==> flow/design.v <==
module alu_design #(parameter W = 16, parameter N = 4) ( 
  clock, reset, CE, INP_valid, MODE, CMD, OPA, OPB, CIN, ERR, RES, OV, COUT, G, L, E);
  input clock;
  input reset;
  input CE;                     
  input [1:0] INP_valid;       
  input MODE;                  
  input [N-1:0] CMD;           
  input [W-1:0] OPA;           
  input [W-1:0] OPB;           
  input CIN;                   
  output reg ERR;              
  output reg [2*W-1:0] RES;    
  output reg OV;               
  output reg COUT;             
  output reg G;                
  output reg L;                
  output reg E;                
parameter SHIFT_W = $clog2(W);
reg [W-1:0] opa_r, opb_r;
reg [N-1:0] cmd_r;
reg [1:0] valid_r;
reg mode_r, cin_r;
reg [2*W - 1:0] res_comb;
reg cout_comb, ov_comb, g_comb, l_comb, e_comb, err_comb;
reg [SHIFT_W-1:0] shift_amount;
always @(posedge clock or posedge reset) begin
  if (reset) begin
    opa_r   <= 0;
    opb_r   <= 0;
    cmd_r   <= 0;
    valid_r <= 0;
    mode_r  <= 0;
    cin_r   <= 0;
  end else if (CE) begin
    opa_r   <= OPA;
    opb_r   <= OPB;
    cmd_r   <= CMD;
    valid_r <= INP_valid;
    mode_r  <= MODE;
    cin_r   <= CIN;
  end
end
always @(*) begin
  res_comb  = 0;
  cout_comb = 0;
  ov_comb   = 0;
  g_comb    = 0;
  l_comb    = 0;
  e_comb    = 0;
  err_comb  = 0;
  shift_amount = 0;
  if (mode_r) begin  
    case (valid_r)
      2'b01: begin  
        case (cmd_r)
          4'b0100: begin
            res_comb  = opa_r + 1;
            cout_comb = res_comb[W];
          end
          4'b0101: begin
            res_comb = opa_r - 1;
            ov_comb  = res_comb[W];
          end
          default: err_comb = 1;
        endcase
      end
      2'b10: begin  
        case (cmd_r)
          4'b0110: begin
            res_comb  = {{W{1'b0}}, opb_r + 1};
            cout_comb = res_comb[W];
          end
          4'b0111: begin
            res_comb = {{W{1'b0}}, opb_r - 1};
            ov_comb  = res_comb[W];
          end
          default: err_comb = 1;
        endcase
      end
      2'b11: begin  
        case (cmd_r)
          4'b0000: begin
            res_comb = opa_r + opb_r;
            cout_comb = res_comb[W];
          end
          4'b0001: begin
            res_comb = opa_r - opb_r;
            ov_comb = (opa_r < opb_r);
          end
          4'b0010: begin
            res_comb = opa_r + opb_r + cin_r;
            cout_comb = res_comb[W];
          end
          4'b0011: begin
            res_comb = opa_r - opb_r - cin_r;
            ov_comb = (opa_r < (opb_r + cin_r));
          end
          4'b1000: begin  
            if (opa_r == opb_r) begin
              e_comb = 1;
              g_comb = 0;
              l_comb = 0;
            end
            else if (opa_r > opb_r) begin
              e_comb = 0;
              g_comb = 1;
              l_comb = 0;
            end
            else begin
              e_comb = 0;
              g_comb = 0;
              l_comb = 1;
            end
          end
          4'b1001:   res_comb = (opa_r + 1) * (opb_r + 1);
          4'b1010: res_comb = (opa_r << 1) * opb_r;
          4'b1011: begin  
                   res_comb = $signed(opa_r) + $signed(opb_r);
                   ov_comb = (($signed(opa_r) > 0 && $signed(opb_r) > 0 && $signed(res_comb[W-1:0]) <= 0) ||
                             ($signed(opa_r) < 0 && $signed(opb_r) < 0 && $signed(res_comb[W-1:0]) >= 0));
                  if ($signed(opa_r) == $signed(opb_r)) begin
                    e_comb = 1;
                    g_comb = 0;
                    l_comb = 0;
                  end
                  else if ($signed(opa_r) > $signed(opb_r)) begin
                    e_comb = 0;
                    g_comb = 1;
                    l_comb = 0;
                  end
                  else begin
                    e_comb = 0;
                    g_comb = 0;
                    l_comb = 1;
                  end
          end
          4'b1100: begin  
                   res_comb = $signed(opa_r) - $signed(opb_r);
                   ov_comb = (($signed(opa_r) >= 0 && $signed(opb_r) < 0 && $signed(res_comb[W-1:0]) < 0) ||
                             ($signed(opa_r) < 0 && $signed(opb_r) >= 0 && $signed(res_comb[W-1:0]) >= 0));
                   if ($signed(opa_r) == $signed(opb_r)) begin
                     e_comb = 1;
                     g_comb = 0;
                     l_comb = 0;
                   end
                   else if ($signed(opa_r) > $signed(opb_r)) begin
                     e_comb = 0;
                     g_comb = 1;
                     l_comb = 0;
                   end
                   else begin
                     e_comb = 0;
                     g_comb = 0;
                     l_comb = 1;
                  end
          end
          default: err_comb = 1;
        endcase
      end
      default: err_comb = 1;
    endcase
  end else begin  
    case (valid_r)
      2'b01: begin  
        case (cmd_r)
          4'b0110:   res_comb = {{W{1'b0}}, ~opa_r};
          4'b1000:  res_comb = {{W{1'b0}}, opa_r >> 1};
          4'b1001:  res_comb = {{W{1'b0}}, opa_r << 1};
          default: err_comb = 1;
        endcase
      end
      2'b10: begin  
        case (cmd_r)
          4'b0111:   res_comb = {{W{1'b0}}, ~opb_r};
          4'b1010:  res_comb = {{W{1'b0}}, opb_r >> 1};
          4'b1011:  res_comb = {{W{1'b0}}, opb_r << 1};
          default: err_comb = 1;
        endcase
      end
      2'b11: begin  
        case (cmd_r)
          4'b0000:   res_comb = {{W{1'b0}}, opa_r & opb_r};
          4'b0001:  res_comb = {{W{1'b0}}, ~(opa_r & opb_r)};
          4'b0010:    res_comb = {{W{1'b0}}, opa_r | opb_r};
          4'b0011:   res_comb = {{W{1'b0}}, ~(opa_r | opb_r)};
          4'b0100:   res_comb = {{W{1'b0}}, opa_r ^ opb_r};
          4'b0101:  res_comb = {{W{1'b0}}, ~(opa_r ^ opb_r)};
          4'b1100: begin  
            if (|opb_r[W-1:SHIFT_W+1])   
              err_comb = 1;
            else begin
              shift_amount = opb_r[SHIFT_W-1:0];
              res_comb = {{W{1'b0}}, (opa_r << shift_amount) | (opa_r >> (W - shift_amount))};
            end
          end
          4'b1101: begin  
            if (|opb_r[W-1:SHIFT_W+1])   
              err_comb = 1;
            else begin
              shift_amount = opb_r[SHIFT_W-1:0];
              res_comb = {{W{1'b0}}, (opa_r >> shift_amount) | (opa_r << (W - shift_amount))};
            end
          end
          default: err_comb = 1;
        endcase
      end
      default: err_comb = 1;
    endcase
  end
end
always @(posedge clock or posedge reset) begin
  if (reset) begin
    RES  <= 0;
    COUT <= 0;
    OV   <= 0;
    G    <= 0;
    L    <= 0;
    E    <= 0;
    ERR  <= 0;
  end else if (CE) begin
    RES  <= res_comb;
    COUT <= cout_comb;
    OV   <= ov_comb;
    G    <= g_comb;
    L    <= l_comb;
    E    <= e_comb;
    ERR  <= err_comb;
  end
end
endmodule
Wiki page: alu_design / tool data

# From RTL to reports: alu_design

Tool output for the design above before and after an edit, in the order of the flow.
"unedited" refers to lines of the RTL above, "edited" to lines of the edited file.
"change" is "edited" less "unedited", of the values as shown; "relative change" is that difference over "unedited", in percent.
Operators carry their Yosys type and port widths (W data, S select, Z words).
A cell with -- has no value.

Design top: alu_design
Clock input: clock
Library: sky130hd
Corner: tt_025C_1v80

# Edit of the RTL

The edit as a unified diff against the file above.
This change comes from a script, not from a designer. The edited design behaves differently; no optimisation was intended.

```diff
@@ -182,5 +182,5 @@
         case (cmd_r)
           4'b0000:   res_comb = {{W{1'b0}}, opa_r & opb_r};
-          4'b0001:  res_comb = {{W{1'b0}}, ~(opa_r & opb_r)};
+          4'b0001:  res_comb = {{W{1'b0}}, ~(opa_r ^ opb_r)};
           4'b0010:    res_comb = {{W{1'b0}}, opa_r | opb_r};
           4'b0011:   res_comb = {{W{1'b0}}, ~(opa_r | opb_r)};
```

# After elaboration

Source: Yosys, flattened and elaborated, memories not mapped. Widths are those after wreduce; folded enables and synchronous resets count as part of the registers. Registers that Yosys merges into a memory's read port (data or address) are not register bits. Print and check cells do not count.

Storage and ports:

| what                            | unedited | edited | change | relative change (%) |
| register bits after elaboration | 78       | 78     | 0      | 0.00 |
| bits of input ports             | 43       | 43     | 0      | 0.00 |
| output and inout port bits      | 38       | 38     | 0      | 0.00 |
| word-level cells                | 143      | 143    | 0      | 0.00 |

Operators by class:

| what                       | unedited | edited | change | relative change (%) |
| add/subtract/negate cells  | 12       | 12     | 0      | 0.00 |
| multiply operators         | 2        | 2      | 0      | 0.00 |
| magnitude comparators      | 14       | 14     | 0      | 0.00 |
| equal/unequal tests        | 18       | 18     | 0      | 0.00 |
| shifts and indexed selects | 4        | 4      | 0      | 0.00 |
| multiplexer cells          | 50       | 50     | 0      | 0.00 |
| bitwise gates (word level) | 10       | 9      | -1     | -10.00 |
| reduce/logical cells       | 20       | 21     | +1     | +5.00 |

Operators with widths:

| operator         | unedited | edited | change | relative change (%) |
| $not A16 Y16     | 5        | 4      | -1     | -20.00 |
| $reduce_or A2 Y1 | 4        | 5      | +1     | +25.00 |
| $pmux W16 S8     | 1        | 0      | -1     | -100.00 |
| $pmux W16 S7     | 0        | 1      | +1     | -- |

Unchanged operator kinds not shown: 47.

# Logic depth

Yosys ltp: most cells in a row. Word level: on the elaborated netlist, between registers, memories and ports. Mapped: between sequential cells and ports; inverters and the memories' decode and read muxes count.

Logic depth:

| what                          | unedited | edited | change | relative change (%) |
| depth after elaboration       | 7        | 7      | 0      | 0.00 |
| ABC_AREA                      | 0        | 0      | --     | -- |
| gate-level depth with buffers | 33       | 32     | -1     | -3.03 |
| depth with buffers taken out  | 29       | 29     | 0      | 0.00 |

# Mapped cells and area

The flow's flattened synthesis, as Yosys stat reports it; memories are mapped. The netlist is that of the ABC_AREA named above (0 if unset); the other value can give another one.

Cell types:

| type                      | unedited | edited | change | relative change (%) |
| sky130_fd_sc_hd__xnor2_1  | 185      | 155    | -30    | -16.22 |
| sky130_fd_sc_hd__a21oi_1  | 146      | 169    | +23    | +15.75 |
| sky130_fd_sc_hd__o21ai_0  | 168      | 147    | -21    | -12.50 |
| sky130_fd_sc_hd__mux2_2   | 7        | 24     | +17    | +242.86 |
| sky130_fd_sc_hd__inv_1    | 569      | 553    | -16    | -2.81 |
| sky130_fd_sc_hd__a221oi_1 | 42       | 27     | -15    | -35.71 |
| sky130_fd_sc_hd__nand3_1  | 58       | 72     | +14    | +24.14 |
| sky130_fd_sc_hd__a211oi_1 | 35       | 49     | +14    | +40.00 |
| sky130_fd_sc_hd__a222oi_1 | 17       | 4      | -13    | -76.47 |
| sky130_fd_sc_hd__o22ai_1  | 66       | 78     | +12    | +18.18 |
| sky130_fd_sc_hd__buf_1    | 55       | 43     | -12    | -21.82 |
| sky130_fd_sc_hd__a22oi_1  | 24       | 12     | -12    | -50.00 |
| sky130_fd_sc_hd__clkbuf_1 | 165      | 176    | +11    | +6.67 |
| sky130_fd_sc_hd__o221ai_1 | 19       | 30     | +11    | +57.89 |
| sky130_fd_sc_hd__xor2_1   | 47       | 37     | -10    | -21.28 |
| sky130_fd_sc_hd__and3_1   | 21       | 31     | +10    | +47.62 |
| sky130_fd_sc_hd__a221o_1  | 2        | 12     | +10    | +500.00 |
| sky130_fd_sc_hd__o21ai_1  | 5        | 14     | +9     | +180.00 |

Unchanged cell types not shown: 11.
The list need not be complete.

Synthesis totals:

| what                               | unedited | edited   | change | relative change (%) |
| mapped cells                       | 3,809    | 3,828    | +19    | +0.50 |
| synthesis area (um^2)              | 29,873.7 | 30,053.8 | +180.1 | +0.60 |
| sequential part of the area (um^2) | 1,951.9  | 1,951.9  | 0.0    | 0.00 |
| flip-flops                         | 78       | 78       | 0      | 0.00 |
| buffer cells                       | 232      | 239      | +7     | +3.02 |

# Path before layout

Path of least setup slack by OpenSTA after synthesis, without wires, with an ideal clock, recovery checks aside; 20% of the period is set as input and as output delay. Where synthesis merged equal registers, the netlist keeps one of their names.

Timing path after synthesis:

| what                                | unedited          | edited            | change | relative change (%) |
| path type                           | reg-to-reg        | reg-to-reg        | --     | -- |
| from                                | register opb_r[0] | register opb_r[0] | --     | -- |
| to                                  | register RES[28]  | register RES[25]  | --     | -- |
| clock period (ps)                   | 8,300             | 8,300             | 0      | 0.00 |
| launch time at the first pin (ps)   | 0                 | 0                 | 0      | -- |
| arrival (ps)                        | 8,774             | 7,720             | -1,054 | -12.01 |
| path slack (ps)                     | -607              | 454               | +1,061 | -- |
| path delay (ps)                     | 8,907             | 7,846             | -1,061 | -11.91 |
| driving pins on the path            | 34                | 29                | -5     | -14.71 |
| period reached after synthesis (ps) | 8,907             | 7,846             | -1,061 | -11.91 |

"path delay" is the arrival time less input delay plus setup time.
"driving pins on the path": output pins that drive a net of the path, with the launching flip-flop's if there is one; two outputs of one cell count as two.
"period reached after synthesis" is the clock period less the worst setup slack; recovery checks do not enter. This is arithmetic on one report: input and output delays are still those of the set period (20% each).
The rows between start and end are the longest chain of elaborated cells between them; the timing report does not say that the signal goes this way. Where chains are equally long, one stands for them.
Each line given opens the expression or statement behind the cell; cells for indexed reads and writes are added by Yosys, which also makes memories of some case tables.

On the way, after synthesis, unedited:
Path through: sky130_fd_sc_hd__dfrtp_1 -> sky130_fd_sc_hd__clkbuf_1 -> sky130_fd_sc_hd__inv_1 -> sky130_fd_sc_hd__clkbuf_1 -> sky130_fd_sc_hd__buf_1 -> sky130_fd_sc_hd__clkbuf_1 -> sky130_fd_sc_hd__buf_1 -> sky130_fd_sc_hd__ha_1 -> sky130_fd_sc_hd__clkbuf_1 -> sky130_fd_sc_hd__clkbuf_1 -> sky130_fd_sc_hd__clkbuf_1 -> sky130_fd_sc_hd__buf_1 -> sky130_fd_sc_hd__clkbuf_1 -> sky130_fd_sc_hd__clkbuf_1 -> sky130_fd_sc_hd__nand2_1 -> sky130_fd_sc_hd__fa_1 -> sky130_fd_sc_hd__inv_1 -> sky130_fd_sc_hd__fa_1 -> sky130_fd_sc_hd__fa_1 -> sky130_fd_sc_hd__inv_1 -> sky130_fd_sc_hd__fa_1 -> sky130_fd_sc_hd__inv_1 -> sky130_fd_sc_hd__ha_1 -> sky130_fd_sc_hd__a211oi_1 -> sky130_fd_sc_hd__o21ai_0 -> sky130_fd_sc_hd__a41o_1 -> sky130_fd_sc_hd__a221oi_1 -> sky130_fd_sc_hd__nor3_1 -> sky130_fd_sc_hd__a311o_1 -> sky130_fd_sc_hd__a31oi_1 -> sky130_fd_sc_hd__xor2_1 -> sky130_fd_sc_hd__nor2_1 -> sky130_fd_sc_hd__a2111oi_0 -> sky130_fd_sc_hd__o2bb2ai_1
Cells in the longest elaborated chain: 5

RTL lines, path after synthesis, unedited:

| what             | RTL line | source |
| start, declared  | 20       | `reg [W-1:0] opa_r, opb_r;` |
| start, assigned  | 30       | `opb_r   <= 0;` |
| start, assigned  | 37       | `opb_r   <= OPB;` |
| $add A16 B1 Y17  | 116      | `4'b1001:   res_comb = (opa_r + 1) * (opb_r + 1);` |
| $mul A17 B17 Y32 | 116      |  |
| $pmux W32 S8     | 82       | `case (cmd_r)` |
| $pmux W32 S3     | 54       | `case (valid_r)` |
| $mux W32         | 53       | `if (mode_r) begin` |
| end, assigned    | 214      | `RES  <= 0;` |
| end, assigned    | 222      | `RES  <= res_comb;` |
| end, declared    | 13       | `output reg [2*W-1:0] RES;` |

On the way, after synthesis, edited:
Path through: sky130_fd_sc_hd__dfrtp_1 -> sky130_fd_sc_hd__buf_2 -> sky130_fd_sc_hd__buf_2 -> sky130_fd_sc_hd__clkinv_1 -> sky130_fd_sc_hd__clkbuf_1 -> sky130_fd_sc_hd__buf_1 -> sky130_fd_sc_hd__ha_1 -> sky130_fd_sc_hd__clkbuf_1 -> sky130_fd_sc_hd__clkbuf_1 -> sky130_fd_sc_hd__clkbuf_1 -> sky130_fd_sc_hd__clkbuf_1 -> sky130_fd_sc_hd__nand2_1 -> sky130_fd_sc_hd__fa_1 -> sky130_fd_sc_hd__inv_1 -> sky130_fd_sc_hd__fa_1 -> sky130_fd_sc_hd__fa_1 -> sky130_fd_sc_hd__inv_1 -> sky130_fd_sc_hd__fa_1 -> sky130_fd_sc_hd__inv_1 -> sky130_fd_sc_hd__ha_1 -> sky130_fd_sc_hd__a2111o_1 -> sky130_fd_sc_hd__a211oi_1 -> sky130_fd_sc_hd__o31a_1 -> sky130_fd_sc_hd__o31ai_1 -> sky130_fd_sc_hd__a41oi_1 -> sky130_fd_sc_hd__o21ai_1 -> sky130_fd_sc_hd__xnor2_1 -> sky130_fd_sc_hd__a211o_1 -> sky130_fd_sc_hd__a221o_1
Cells in the longest elaborated chain: 5

RTL lines, path after synthesis, edited:

| what             | RTL line | source |
| start, declared  | 20       | `reg [W-1:0] opa_r, opb_r;` |
| start, assigned  | 30       | `opb_r   <= 0;` |
| start, assigned  | 37       | `opb_r   <= OPB;` |
| $add A16 B1 Y17  | 116      | `4'b1001:   res_comb = (opa_r + 1) * (opb_r + 1);` |
| $mul A17 B17 Y32 | 116      |  |
| $pmux W32 S8     | 82       | `case (cmd_r)` |
| $pmux W32 S3     | 54       | `case (valid_r)` |
| $mux W32         | 53       | `if (mode_r) begin` |
| end, assigned    | 214      | `RES  <= 0;` |
| end, assigned    | 222      | `RES  <= res_comb;` |
| end, declared    | 13       | `output reg [2*W-1:0] RES;` |

# Path in the finished layout

Path of least setup slack in the final report of the runs of pair A (OpenROAD, finished layout, wires in). Where an end is a register, its clock arrival counts in the times.
The report prints the path's times to 10 ps; the period is as set.

Timing path post-layout:

| what                              | unedited          | edited            | change | relative change (%) |
| path type                         | reg-to-reg        | reg-to-reg        | --     | -- |
| from                              | register opb_r[5] | register opb_r[0] | --     | -- |
| to                                | register RES[31]  | register RES[30]  | --     | -- |
| clock period (ps)                 | 8,080             | 8,080             | 0      | 0.00 |
| launch time at the first pin (ps) | 380               | 400               | +20    | +5.26 |
| arrival (ps)                      | 8,150             | 8,020             | -130   | -1.60 |
| path slack (ps)                   | 190               | 330               | +140   | -- |
| driving pins on the path          | 26                | 29                | +3     | +11.54 |

The rows between start and end are the longest chain of elaborated cells between them; the timing report does not say that the signal goes this way. Where chains are equally long, one stands for them.

On the way, post-layout, unedited:
Path through: sky130_fd_sc_hd__dfrtp_1 -> sky130_fd_sc_hd__buf_4 -> sky130_fd_sc_hd__inv_1 -> sky130_fd_sc_hd__nor2_2 -> sky130_fd_sc_hd__fa_1 -> sky130_fd_sc_hd__fa_1 -> sky130_fd_sc_hd__fa_1 -> sky130_fd_sc_hd__fa_1 -> sky130_fd_sc_hd__inv_1 -> sky130_fd_sc_hd__fa_1 -> sky130_fd_sc_hd__inv_1 -> sky130_fd_sc_hd__fa_1 -> sky130_fd_sc_hd__ha_1 -> sky130_fd_sc_hd__inv_1 -> sky130_fd_sc_hd__nor3_1 -> sky130_fd_sc_hd__o211ai_1 -> sky130_fd_sc_hd__buf_4 -> sky130_fd_sc_hd__a21oi_1 -> sky130_fd_sc_hd__nor2_1 -> sky130_fd_sc_hd__buf_4 -> sky130_fd_sc_hd__o31ai_1 -> sky130_fd_sc_hd__a221oi_1 -> sky130_fd_sc_hd__o31a_1 -> sky130_fd_sc_hd__xnor2_1 -> sky130_fd_sc_hd__a221oi_1 -> sky130_fd_sc_hd__o2bb2ai_1
Cells in the longest elaborated chain: 5

RTL lines, path post-layout, unedited:

| what             | RTL line | source |
| start, declared  | 20       | `reg [W-1:0] opa_r, opb_r;` |
| start, assigned  | 30       | `opb_r   <= 0;` |
| start, assigned  | 37       | `opb_r   <= OPB;` |
| $add A16 B1 Y17  | 116      | `4'b1001:   res_comb = (opa_r + 1) * (opb_r + 1);` |
| $mul A17 B17 Y32 | 116      |  |
| $pmux W32 S8     | 82       | `case (cmd_r)` |
| $pmux W32 S3     | 54       | `case (valid_r)` |
| $mux W32         | 53       | `if (mode_r) begin` |
| end, assigned    | 214      | `RES  <= 0;` |
| end, assigned    | 222      | `RES  <= res_comb;` |
| end, declared    | 13       | `output reg [2*W-1:0] RES;` |

On the way, post-layout, edited:
Path through: sky130_fd_sc_hd__dfrtp_4 -> sky130_fd_sc_hd__ha_1 -> sky130_fd_sc_hd__nand2_1 -> sky130_fd_sc_hd__nor2_1 -> sky130_fd_sc_hd__xnor2_1 -> sky130_fd_sc_hd__nand2_1 -> sky130_fd_sc_hd__fa_1 -> sky130_fd_sc_hd__inv_1 -> sky130_fd_sc_hd__fa_1 -> sky130_fd_sc_hd__inv_1 -> sky130_fd_sc_hd__fa_1 -> sky130_fd_sc_hd__inv_1 -> sky130_fd_sc_hd__fa_1 -> sky130_fd_sc_hd__fa_1 -> sky130_fd_sc_hd__inv_1 -> sky130_fd_sc_hd__fa_1 -> sky130_fd_sc_hd__inv_1 -> sky130_fd_sc_hd__ha_1 -> sky130_fd_sc_hd__a211oi_2 -> sky130_fd_sc_hd__and3_1 -> sky130_fd_sc_hd__nand3_1 -> sky130_fd_sc_hd__a21boi_2 -> sky130_fd_sc_hd__buf_4 -> sky130_fd_sc_hd__o41ai_2 -> sky130_fd_sc_hd__a221o_1 -> sky130_fd_sc_hd__a21oi_1 -> sky130_fd_sc_hd__xnor2_1 -> sky130_fd_sc_hd__a221oi_1 -> sky130_fd_sc_hd__o21ai_1
Cells in the longest elaborated chain: 5

RTL lines, path post-layout, edited:

| what             | RTL line | source |
| start, declared  | 20       | `reg [W-1:0] opa_r, opb_r;` |
| start, assigned  | 30       | `opb_r   <= 0;` |
| start, assigned  | 37       | `opb_r   <= OPB;` |
| $add A16 B1 Y17  | 116      | `4'b1001:   res_comb = (opa_r + 1) * (opb_r + 1);` |
| $mul A17 B17 Y32 | 116      |  |
| $pmux W32 S8     | 82       | `case (cmd_r)` |
| $pmux W32 S3     | 54       | `case (valid_r)` |
| $mux W32         | 53       | `if (mode_r) begin` |
| end, assigned    | 214      | `RES  <= 0;` |
| end, assigned    | 222      | `RES  <= res_comb;` |
| end, declared    | 13       | `output reg [2*W-1:0] RES;` |

# Layout results

Both versions went through the flow (Yosys, OpenROAD) with the same settings in each pair. Constraints: input delay and output delay 20% of the set period each, output load 0.01 pF.

Flow settings, pair A:
CORE_UTILIZATION: 45
PLACE_DENSITY: 0.6
period_ns: 8.08
CAP_MARGIN: 20
CORE_MARGIN: 2
SLEW_MARGIN: 20

Final reports, pair A:

| what                                          | unedited | edited   | change | relative change (%) |
| Yosys chip area after synthesis (um^2)        | 29,873.7 | 30,053.8 | +180.1 | +0.60 |
| area of the die (um^2)                        | 68,463.3 | 68,869.5 | +406.2 | +0.59 |
| standard-cell area of the final layout (um^2) | 33,498.4 | 33,045.4 | -453.0 | -1.35 |
| worst setup slack after layout (ps)           | 187      | 326      | +139   | -- |
| total power after layout (mW)                 | 15.401   | 15.476   | +0.075 | +0.49 |
| period achieved (ps)                          | 7,893    | 7,754    | -139   | -1.76 |

Flow settings, pair B:
CORE_UTILIZATION: 37
GPL_ROUTABILITY_DRIVEN: 1
HOLD_SLACK_MARGIN: 0.1
MAX_ROUTING_LAYER: met5
MIN_ROUTING_LAYER: met1
PLACE_DENSITY_LB_ADDON: 0.16
SLEW_MARGIN: 20
period_ns: 4.59
CAP_MARGIN: 20
CORE_MARGIN: 2

Final reports, pair B:

| what                                          | unedited | edited   | change   | relative change (%) |
| Yosys chip area after synthesis (um^2)        | 29,873.7 | 30,053.8 | +180.1   | +0.60 |
| area of the die (um^2)                        | 83,027.5 | 83,521.0 | +493.5   | +0.59 |
| standard-cell area of the final layout (um^2) | 40,749.1 | 38,874.8 | -1,874.3 | -4.60 |
| worst setup slack after layout (ps)           | -2,730   | -2,611   | +119     | -- |
| period achieved (ps)                          | 7,320    | 7,201    | -119     | -1.63 |

"period achieved" = clock period - worst setup slack. The figure is calculated, with input and output delays left at 20% of the set period.
"total power after layout" rests on the timing tool's default activity at the inputs, not on a simulated workload.
